==> flow/design.v <==
module fpadd_40(x_40,y_40,res_40,clk_40,rst_40);
input [31:0] x_40,y_40;				      
output [31:0] res_40;				 
input clk_40,rst_40;
parameter menw_40=45;             
reg sing_x_40,sing_y_40;	 
reg [7:0] exp_x_40, exp_y_40,exp_res_40;		 
reg [menw_40:0] mes_x_40, mes_y_40,mes_res_40,mes_medi_40;	 
reg zero_40_x,zero_40_y;	
reg signres;		                     
reg [31:0] resout_40;	 
integer int_exp_x,int_exp_y,int_exp_dif_40;	 
integer renorm_40,renorm_400,renorm_401,renorm_402,renorm_403,renorm_404,renorm_405;	 
parameter [menw_40:0] zero_40=0;
integer int_exp_dif_402,int_exp_dif_401,int_exp_dif_404,int_exp_dif_403,int_exp_dif_405,int_exp_dif_406,int_exp_dif_4000,int_exp_dif_400;
reg [menw_40:0] mes_y_402,mes_y_401,mes_y_403,mes_y_404;
reg [menw_40:0] mes_x_402,mes_x_401,mes_x_403,mes_x_404;
reg [menw_40:0] mes_res_401,mes_res_402,mes_res_403,mes_res_404,mes_res_4000,mes_res_400;
reg [7:0] exp_x_402,exp_x_401;
reg [7:0] exp_res_402,exp_res_401,exp_res_403,exp_res_404,exp_res_4000,exp_res_400;
reg sing_x_402,sing_x_401,sing_x_403;
reg sing_y_402,sing_y_401,sing_y_403;
reg signres2,signres1,signres3,signres4,signres5,signres6,signres00,signres0;
assign res_40=resout_40;
always @(*) begin
renorm_40=0;
  zero_40_x = (x_40[30:0]==0)?1:0;
  zero_40_y = (y_40[30:0]==0)?1:0;
  if( y_40[30:0] > x_40[30:0] ) begin
    exp_x_40 = y_40[30:23];
    exp_y_40 = x_40[30:23];
    sing_x_40 = y_40[31];
    sing_y_40 = x_40[31];
    mes_x_40 = (zero_40_y)?0:{ 2'b1, y_40[22:0],zero_40[menw_40:25]};
    mes_y_40 = (zero_40_x)?0:{ 2'b1, x_40[22:0],zero_40[menw_40:25]};
    signres=sing_x_40;
  end else begin
    sing_x_40 = x_40[31];
    sing_y_40 = y_40[31];
    exp_x_40 = x_40[30:23];
    exp_y_40 = y_40[30:23];
    mes_x_40 = (zero_40_x)?0:{ 2'b1, x_40[22:0],zero_40[menw_40:25]};
    mes_y_40 = (zero_40_y)?0:{ 2'b1, y_40[22:0],zero_40[menw_40:25]};
    signres=sing_x_40;
  end
  int_exp_x=exp_x_40;
  int_exp_y=exp_y_40;
  int_exp_dif_40=exp_x_40-exp_y_40;
int_exp_dif_402=int_exp_dif_401;
mes_y_402=mes_y_401;
mes_x_402=mes_x_401;
exp_x_402=exp_x_401;
sing_x_402=sing_x_401;
sing_y_402=sing_y_401;
signres2=signres1;
  if(int_exp_dif_402 > 24) begin
    exp_res_40=exp_x_402;
    mes_res_40=mes_x_402;
  end else begin
    exp_res_40=exp_x_402;
    mes_res_40=0;
    mes_y_402=(int_exp_dif_402[4])?{16'b0,mes_y_402[menw_40:16]}: {mes_y_402};
    mes_y_402=(int_exp_dif_402[3])?{ 8'b0,mes_y_402[menw_40:8 ]}: {mes_y_402};
    mes_y_402=(int_exp_dif_402[2])?{ 4'b0,mes_y_402[menw_40:4 ]}: {mes_y_402};
    mes_y_402=(int_exp_dif_402[1])?{ 2'b0,mes_y_402[menw_40:2 ]}: {mes_y_402};
    mes_y_402=(int_exp_dif_402[0])?{ 1'b0,mes_y_402[menw_40:1 ]}: {mes_y_402};
  end
mes_y_404=mes_y_403;
mes_x_404=mes_x_403;
mes_res_4000=mes_res_400;
exp_res_4000=exp_res_400;
signres00=signres0;
int_exp_dif_4000=int_exp_dif_400;
 if (int_exp_dif_4000 <=24) begin
    if(sing_x_403 == sing_y_403) 
       	mes_res_4000=mes_x_404+mes_y_404;
	 else mes_res_4000=mes_x_404-mes_y_404;
    if(mes_res_4000[menw_40]) begin
      mes_res_4000={1'b0,mes_res_4000[menw_40:1]};
      exp_res_4000=exp_res_4000+1;
    end
  end
mes_res_402=mes_res_401;
int_exp_dif_404=int_exp_dif_403;
signres4=signres3;
exp_res_402=exp_res_401;
renorm_403=renorm_402;
    if(mes_res_402[menw_40-1:menw_40-32]==0) begin 
	renorm_403[5]=1; mes_res_402={ 1'b0,mes_res_402[menw_40-33:0],32'b0 }; 
    end
    if(mes_res_402[menw_40-1:menw_40-16]==0) begin 
	renorm_403[4]=1; mes_res_402={ 1'b0,mes_res_402[menw_40-17:0],16'b0 }; 
    end
    if(mes_res_402[menw_40-1:menw_40-8]==0) begin 
	renorm_403[3]=1; mes_res_402={ 1'b0,mes_res_402[menw_40-9:0], 8'b0 }; 
    end
    if(mes_res_402[menw_40-1:menw_40-4]==0) begin 
	renorm_403[2]=1; mes_res_402={ 1'b0,mes_res_402[menw_40-5:0], 4'b0 }; 
    end
    if(mes_res_402[menw_40-1:menw_40-2]==0) begin 
	renorm_403[1]=1; mes_res_402={ 1'b0,mes_res_402[menw_40-3:0], 2'b0 }; 
    end
    if(mes_res_402[menw_40-1   ]==0) begin 
	renorm_403[0]=1; mes_res_402={ 1'b0,mes_res_402[menw_40-2:0], 1'b0 }; 
    end
mes_res_404=mes_res_403;
signres6=signres5;
renorm_405=renorm_404;
exp_res_404=exp_res_403;
int_exp_dif_406=int_exp_dif_405;
  if (int_exp_dif_406 <=60)
  begin
    if(mes_res_404 != 0) begin
      if(mes_res_404[menw_40-24:0]==0 && mes_res_404[menw_40-24]==1) begin
	if(mes_res_404[menw_40-11]==1) mes_res_404=mes_res_404+{1'b1,zero_40[menw_40-11:0]};
      end else begin
        mes_res_404=mes_res_404;
      end
      exp_res_404=exp_res_404-renorm_405;
      if(mes_res_404[menw_40-1]==0) begin
       exp_res_404=exp_res_404+1;
       mes_res_404={1'b0,mes_res_404[menw_40-1:1]};
      end
    end else begin
      exp_res_404=0;
      signres6=0;
    end
  end
resout_40={signres6,exp_res_404,mes_res_404[menw_40-2:menw_40-24]};
end
always @(posedge clk_40 or posedge rst_40)
begin
	if (rst_40) 
begin
int_exp_dif_401<=0;
mes_x_401<=0;
mes_y_401<= 0;
exp_x_401 <= 0;
sing_x_401<=0;
sing_y_401<=0;
signres1<=0;
renorm_401<=0;
mes_y_403 <= 0;
mes_x_403 <= 0;
sing_x_403 <= 0;
sing_y_403 <= 0;
mes_res_400 <= 0;
renorm_400 <= 0;
signres0 <= 0;
int_exp_dif_400 <= 0;
exp_res_400 <= 0;
mes_res_401 <= 0;
int_exp_dif_403<= 0;
signres3 <= 0;
exp_res_401<= 0;
renorm_402 <= 0;
mes_res_403<=  0;
signres5<= 0;
renorm_404<= 0;
exp_res_403<= 0;
int_exp_dif_405 <= 0;
end
	else begin
	int_exp_dif_401<= int_exp_dif_40;
	mes_x_401<= mes_x_40;
	mes_y_401<= mes_y_40;
	exp_x_401 <= exp_x_40;
	sing_x_401<= sing_x_40;
	sing_y_401<= sing_y_40;
	signres1<= signres;
	renorm_401<= renorm_40;
	mes_y_403 <= mes_y_402;
	mes_x_403 <= mes_x_402;
	sing_x_403 <= sing_x_402;
	sing_y_403 <= sing_y_402;
	mes_res_400 <= mes_res_40;
	renorm_400 <= renorm_401;
	signres0 <= signres2;
	int_exp_dif_400 <= int_exp_dif_402;
	exp_res_400 <= exp_res_40;
	mes_res_401 <= mes_res_4000;
	int_exp_dif_403<= int_exp_dif_4000;
	signres3 <= signres00;
	exp_res_401<= exp_res_4000;
	renorm_402 <= renorm_400;
	mes_res_403 <= mes_res_402;
	signres5 <= signres4;
	renorm_404 <= renorm_403;
	exp_res_403 <= exp_res_402;
	int_exp_dif_405 <= int_exp_dif_404;
	end
end
endmodule
=== Tool chain data of fpadd_40 ===
Tool output for the design above, in the order of the flow.
Lines are those of the file above, counted from 1.
Operators: Yosys type, input widths -> output width; for muxes data width and select width s.
Library cell names are shortened.
A cell with n/a has no value.

* Top: fpadd_40
* Clock: clk_40
* Standard-cell library: sky130hd
* Library corner: tt_025C_1v80

=== Word level ===
Source: Yosys, flattened and elaborated, memories not mapped. Widths are those after wreduce; folded enables and synchronous resets count as part of the registers. Registers that Yosys merges into a memory's read port (data or address) are not register bits. Print and check cells do not count. Equal cells are merged and count once.

* Register bits after elaboration: 399
* Bits of input ports: 66
* Elaborated cells: 91
* Output and inout port bits: 32

* Add/sub/neg operators: 7
* Mux-type cells: 47
* Order comparisons: 4
* Reductions and logical operators: 10
* Eq/ne operators: 1

{| class="wikitable"
|+ Operators by type and width
! kind !! number
|-
| $mux 45 || 16
|-
| $mux 46 || 9
|-
| $mux 44 || 3
|-
| $logic_not 31->1 || 2
|-
| $mux 8 || 7
|-
| $add 45x46->46 || 1
|-
| $sub 45x46->46 || 1
|-
| $reduce_bool 46->1 || 1
|-
| $add 45x36->45 const B || 1
|-
| $logic_not 32->1 || 1
|-
| $gt 31x31->1 || 1
|-
| $logic_not 22->1 || 1
|-
| $logic_not 16->1 || 1
|-
| $add 8x1->8 const B || 2
|-
| $mux 1 || 12
|-
| $sub 8x8->9 || 1
|-
| $gt 9x6->1 const B || 1
|-
| $le 9x6->1 const B || 1
|-
| $le 9x7->1 const B || 1
|-
| $sub 8x6->8 || 1
|-
| $logic_not 8->1 || 1
|-
| $logic_not 4->1 || 1
|-
| $logic_not 2->1 || 1
|-
| $eq 1x1->1 || 1
|-
| $logic_and 1x1->1 || 1
|}

=== Longest topological paths ===
Yosys ltp: most cells in a row. Word level: on the elaborated netlist, between registers, memories and ports. Mapped: between sequential cells and ports; inverters and the memories' decode and read muxes count.

* Depth after elaboration: 11
* ABC_AREA: 0
* Depth in mapped cells: 23
* Depth with buffers taken out: 22

=== Netlist ===
Source: synth_stat.txt of the flow (Yosys; design flattened, memories mapped). It holds for the ABC_AREA given above (unset counts as 0); a run with the other value may have another netlist.

* Chip area (Yosys): 18610.3 sq um
* Flip-flop cells: 311
* Sequential part of the area: 7782.5 sq um
* Standard cells after synthesis: 2002
* Buffer cells: 115

{| class="wikitable"
|+ Cells by type
! type !! number !! total area (sq um)
|-
| dfrtp_1 || 311 || 7.78E+03
|-
| mux2i_1 || 168 || 1.68E+03
|-
| o21ai_0 || 202 || 1010.97
|-
| ha_1 || 66 || 825.792
|-
| nand2_1 || 210 || 788.256
|-
| nor2_1 || 171 || 641.866
|-
| mux2_2 || 53 || 596.822
|-
| a21oi_1 || 116 || 580.557
|-
| xnor2_1 || 48 || 420.403
|-
| xor2_1 || 41 || 359.094
|-
| clkbuf_1 || 80 || 300.288
|-
| nor4_1 || 43 || 269.008
|-
| inv_1 || 71 || 266.506
|-
| and2_1 || 35 || 218.96
|-
| nor2b_1 || 34 || 212.704
|-
| a211oi_1 || 24 || 180.173
|-
| mux4_2 || 8 || 180.173
|-
| nor3_1 || 31 || 155.149
|}

Other cell types: 65; their cells: 290.

=== Timing after synthesis ===
Source: OpenSTA report_checks on the synthesized netlist (no wires, ideal clock, input and output delay 20% of the period each), path of least setup slack; recovery checks are left aside. Register names are those of the netlist, which keeps one name where synthesis merged equal registers.

* Kind: register to register
* Start: reg mes_y_403[3]
* End: reg mes_res_401[43]
* Data required time: 4.917 ns
* Delay of the path: 4.981 ns
* Setup slack: 0.019 ns
* Arrival time: 4.898 ns
* Launch time at the first pin: 0.000 ns
* Stages on the path: 22
* Buffers on the path: 2
* Clock period: 5.0 ns
* Setup time: 0.083 ns
* Synthesis period reached: 4.981 ns

"delay of the path" is the arrival time less input delay plus setup time.
"stages on the path" counts driving pins, that of a launching flip-flop among them; a cell with two outputs on the path counts twice.
"synthesis period reached" = period - worst setup slack (recovery checks aside). The figure is calculated, with input and output delays left at 20% of the set period.
The rows between start and end are the longest chain of elaborated cells between them; the timing report does not say that the signal goes this way. Where chains are equally long, one stands for them.
Each line given opens the expression or statement behind the cell; cells for indexed reads and writes are added by Yosys, which also makes memories of some case tables.

* Cells stage by stage: dfrtp_1 -> or4_1 -> nor4_1 -> nor2b_1 -> and2_1 -> nor2b_1 -> nor2b_1 -> nand2_1 -> o41ai_1 -> xnor2_1 -> ha_1 -> a21oi_1 -> nor2b_1 -> o21ai_0 -> a21o_1 -> a41oi_1 -> o2111a_1 -> a211oi_1 -> buf_2 -> buf_4 -> mux2_2 -> o21ai_0
* Cells in the longest elaborated chain: 5
* Elaborated cells on any way between the ends: 6
* Source lines of those cells: 5
* Classes of those cells: add/sub (2); mux (4)

{| class="wikitable"
|+ Ends and longest elaborated chain, after synthesis
! element !! RTL line !! source
|-
| start, declared || 16 || <nowiki>reg [menw_40:0] mes_y_402,mes_y_401,mes_y_403,mes_y_404;</nowiki>
|-
| start, assigned || 143 || <nowiki>mes_y_403 <= 0;</nowiki>
|-
| start, assigned || 172 || <nowiki>mes_y_403 <= mes_y_402;</nowiki>
|-
| $sub 45x46->46 || 77 || <nowiki>else mes_res_4000=mes_x_404-mes_y_404;</nowiki>
|-
| $mux 46 || 75 || <nowiki>if(sing_x_403 == sing_y_403)</nowiki>
|-
| $mux 46 || 74 || <nowiki>if (int_exp_dif_4000 <=24) begin</nowiki>
|-
| $mux 45 || 78 || <nowiki>if(mes_res_4000[menw_40]) begin</nowiki>
|-
| $mux 46 || 74 ||
|-
| end, assigned || 152 || <nowiki>mes_res_401 <= 0;</nowiki>
|-
| end, assigned || 181 || <nowiki>mes_res_401 <= mes_res_4000;</nowiki>
|-
| end, declared || 18 || <nowiki>reg [menw_40:0] mes_res_401,mes_res_402,mes_res_403,mes_res_404,mes_res_4000,mes_res_400;</nowiki>
|}

=== Worst path after layout ===
Path of least setup slack in the final report of run 1 (OpenROAD, finished layout, wires in). Where an end is a register, its clock arrival counts in the times.

* Kind: register to register
* Start: reg mes_y_403[17]
* End: reg mes_res_401[41]
* Data required time: 5.41 ns
* Setup time: 0.12 ns
* Stages on the path: 21
* Launch time at the first pin: 0.54 ns
* Clock period: 5.0 ns
* Arrival time: 5.35 ns
* Buffers on the path: 2
* Setup slack: 0.06 ns

The rows between start and end are the longest chain of elaborated cells between them; the timing report does not say that the signal goes this way. Where chains are equally long, one stands for them.

* Cells stage by stage: dfrtp_1 -> or4_4 -> or4b_4 -> or2_4 -> nor2_4 -> and2_4 -> and3_4 -> a21oi_2 -> xor2_1 -> ha_1 -> a21o_1 -> a21o_1 -> a21o_1 -> and2_4 -> o21ai_4 -> o31ai_4 -> a211oi_4 -> buf_6 -> buf_4 -> mux2_2 -> mux2_2
* Cells in the longest elaborated chain: 5
* Elaborated cells on any way between the ends: 6
* Source lines of those cells: 5
* Classes of those cells: add/sub (2); mux (4)

{| class="wikitable"
|+ Ends and longest elaborated chain, post-layout
! element !! RTL line !! source
|-
| start, declared || 16 || <nowiki>reg [menw_40:0] mes_y_402,mes_y_401,mes_y_403,mes_y_404;</nowiki>
|-
| start, assigned || 143 || <nowiki>mes_y_403 <= 0;</nowiki>
|-
| start, assigned || 172 || <nowiki>mes_y_403 <= mes_y_402;</nowiki>
|-
| $sub 45x46->46 || 77 || <nowiki>else mes_res_4000=mes_x_404-mes_y_404;</nowiki>
|-
| $mux 46 || 75 || <nowiki>if(sing_x_403 == sing_y_403)</nowiki>
|-
| $mux 46 || 74 || <nowiki>if (int_exp_dif_4000 <=24) begin</nowiki>
|-
| $mux 45 || 78 || <nowiki>if(mes_res_4000[menw_40]) begin</nowiki>
|-
| $mux 46 || 74 ||
|-
| end, assigned || 152 || <nowiki>mes_res_401 <= 0;</nowiki>
|-
| end, assigned || 181 || <nowiki>mes_res_401 <= mes_res_4000;</nowiki>
|-
| end, declared || 18 || <nowiki>reg [menw_40:0] mes_res_401,mes_res_402,mes_res_403,mes_res_404,mes_res_4000,mes_res_400;</nowiki>
|}

Lab notebook: fpadd_40

Below are 3 stored runs of the flow (Yosys, OpenROAD; platform sky130hd) on fpadd_40, each with its settings and what was measured, unordered. Constraints: input delay and output delay 20% of the set period each, output load 0.01 pF.
By "total power after layout" is meant OpenSTA's value without simulated activity: inputs other than the clock are taken to toggle once in ten clock periods, and the tool carries that through the logic.

=== Run 1 ===
{| class="wikitable"
! Setting !! Value
|-
| CORE_UTILIZATION || 40
|-
| period_ns || 5.0
|-
| CAP_MARGIN || 20
|-
| CORE_MARGIN || 2
|-
| SLEW_MARGIN || 20
|-
! Result !! Value
|-
| Setup slack of the worst path || 0.064 ns
|-
| Total negative slack on setup checks || 0.000 ns
|-
| Final worst hold slack || 0.341 ns
|-
| Post-route utilization || 48.4 %
|-
| Mapped cell area after synthesis || 18610.3 sq um
|-
| Overall die area || 48268.1 sq um
|-
| Total power after layout || 0.01455 W
|}

=== Run 2 ===
{| class="wikitable"
! Setting !! Value
|-
| CELL_PAD_IN_SITES_DETAIL_PLACEMENT || 1
|-
| CELL_PAD_IN_SITES_GLOBAL_PLACEMENT || 0
|-
| CORE_MARGIN || 5
|-
| CORE_UTILIZATION || 61
|-
| GPL_ROUTABILITY_DRIVEN || 1
|-
| HOLD_SLACK_MARGIN || -0.05
|-
| MAX_ROUTING_LAYER || met4
|-
| MIN_ROUTING_LAYER || met2
|-
| SETUP_SLACK_MARGIN || 0.87
|-
| SLEW_MARGIN || 35
|-
| period_ns || 3.31
|-
| CAP_MARGIN || 20
|}
No final report: placement broke off with DPL-0033.

=== Run 3 ===
{| class="wikitable"
! Setting !! Value
|-
| CORE_MARGIN || 9
|-
| CTS_CLUSTER_DIAMETER || 150
|-
| SETUP_SLACK_MARGIN || 1.23
|-
| period_ns || 5.0
|-
| CAP_MARGIN || 20
|-
| CORE_UTILIZATION || 40
|-
| SLEW_MARGIN || 20
|-
! Result !! Value
|-
| Total power after layout || 0.015651 W
|-
| Setup slack of the worst path || 0.179 ns
|-
| Total negative slack on setup checks || 0.000 ns
|-
| Mapped cell area after synthesis || 18610.3 sq um
|-
| Post-route utilization || 51.8 %
|-
| Final worst hold slack || 0.342 ns
|-
| Overall die area || 54615.7 sq um
|}
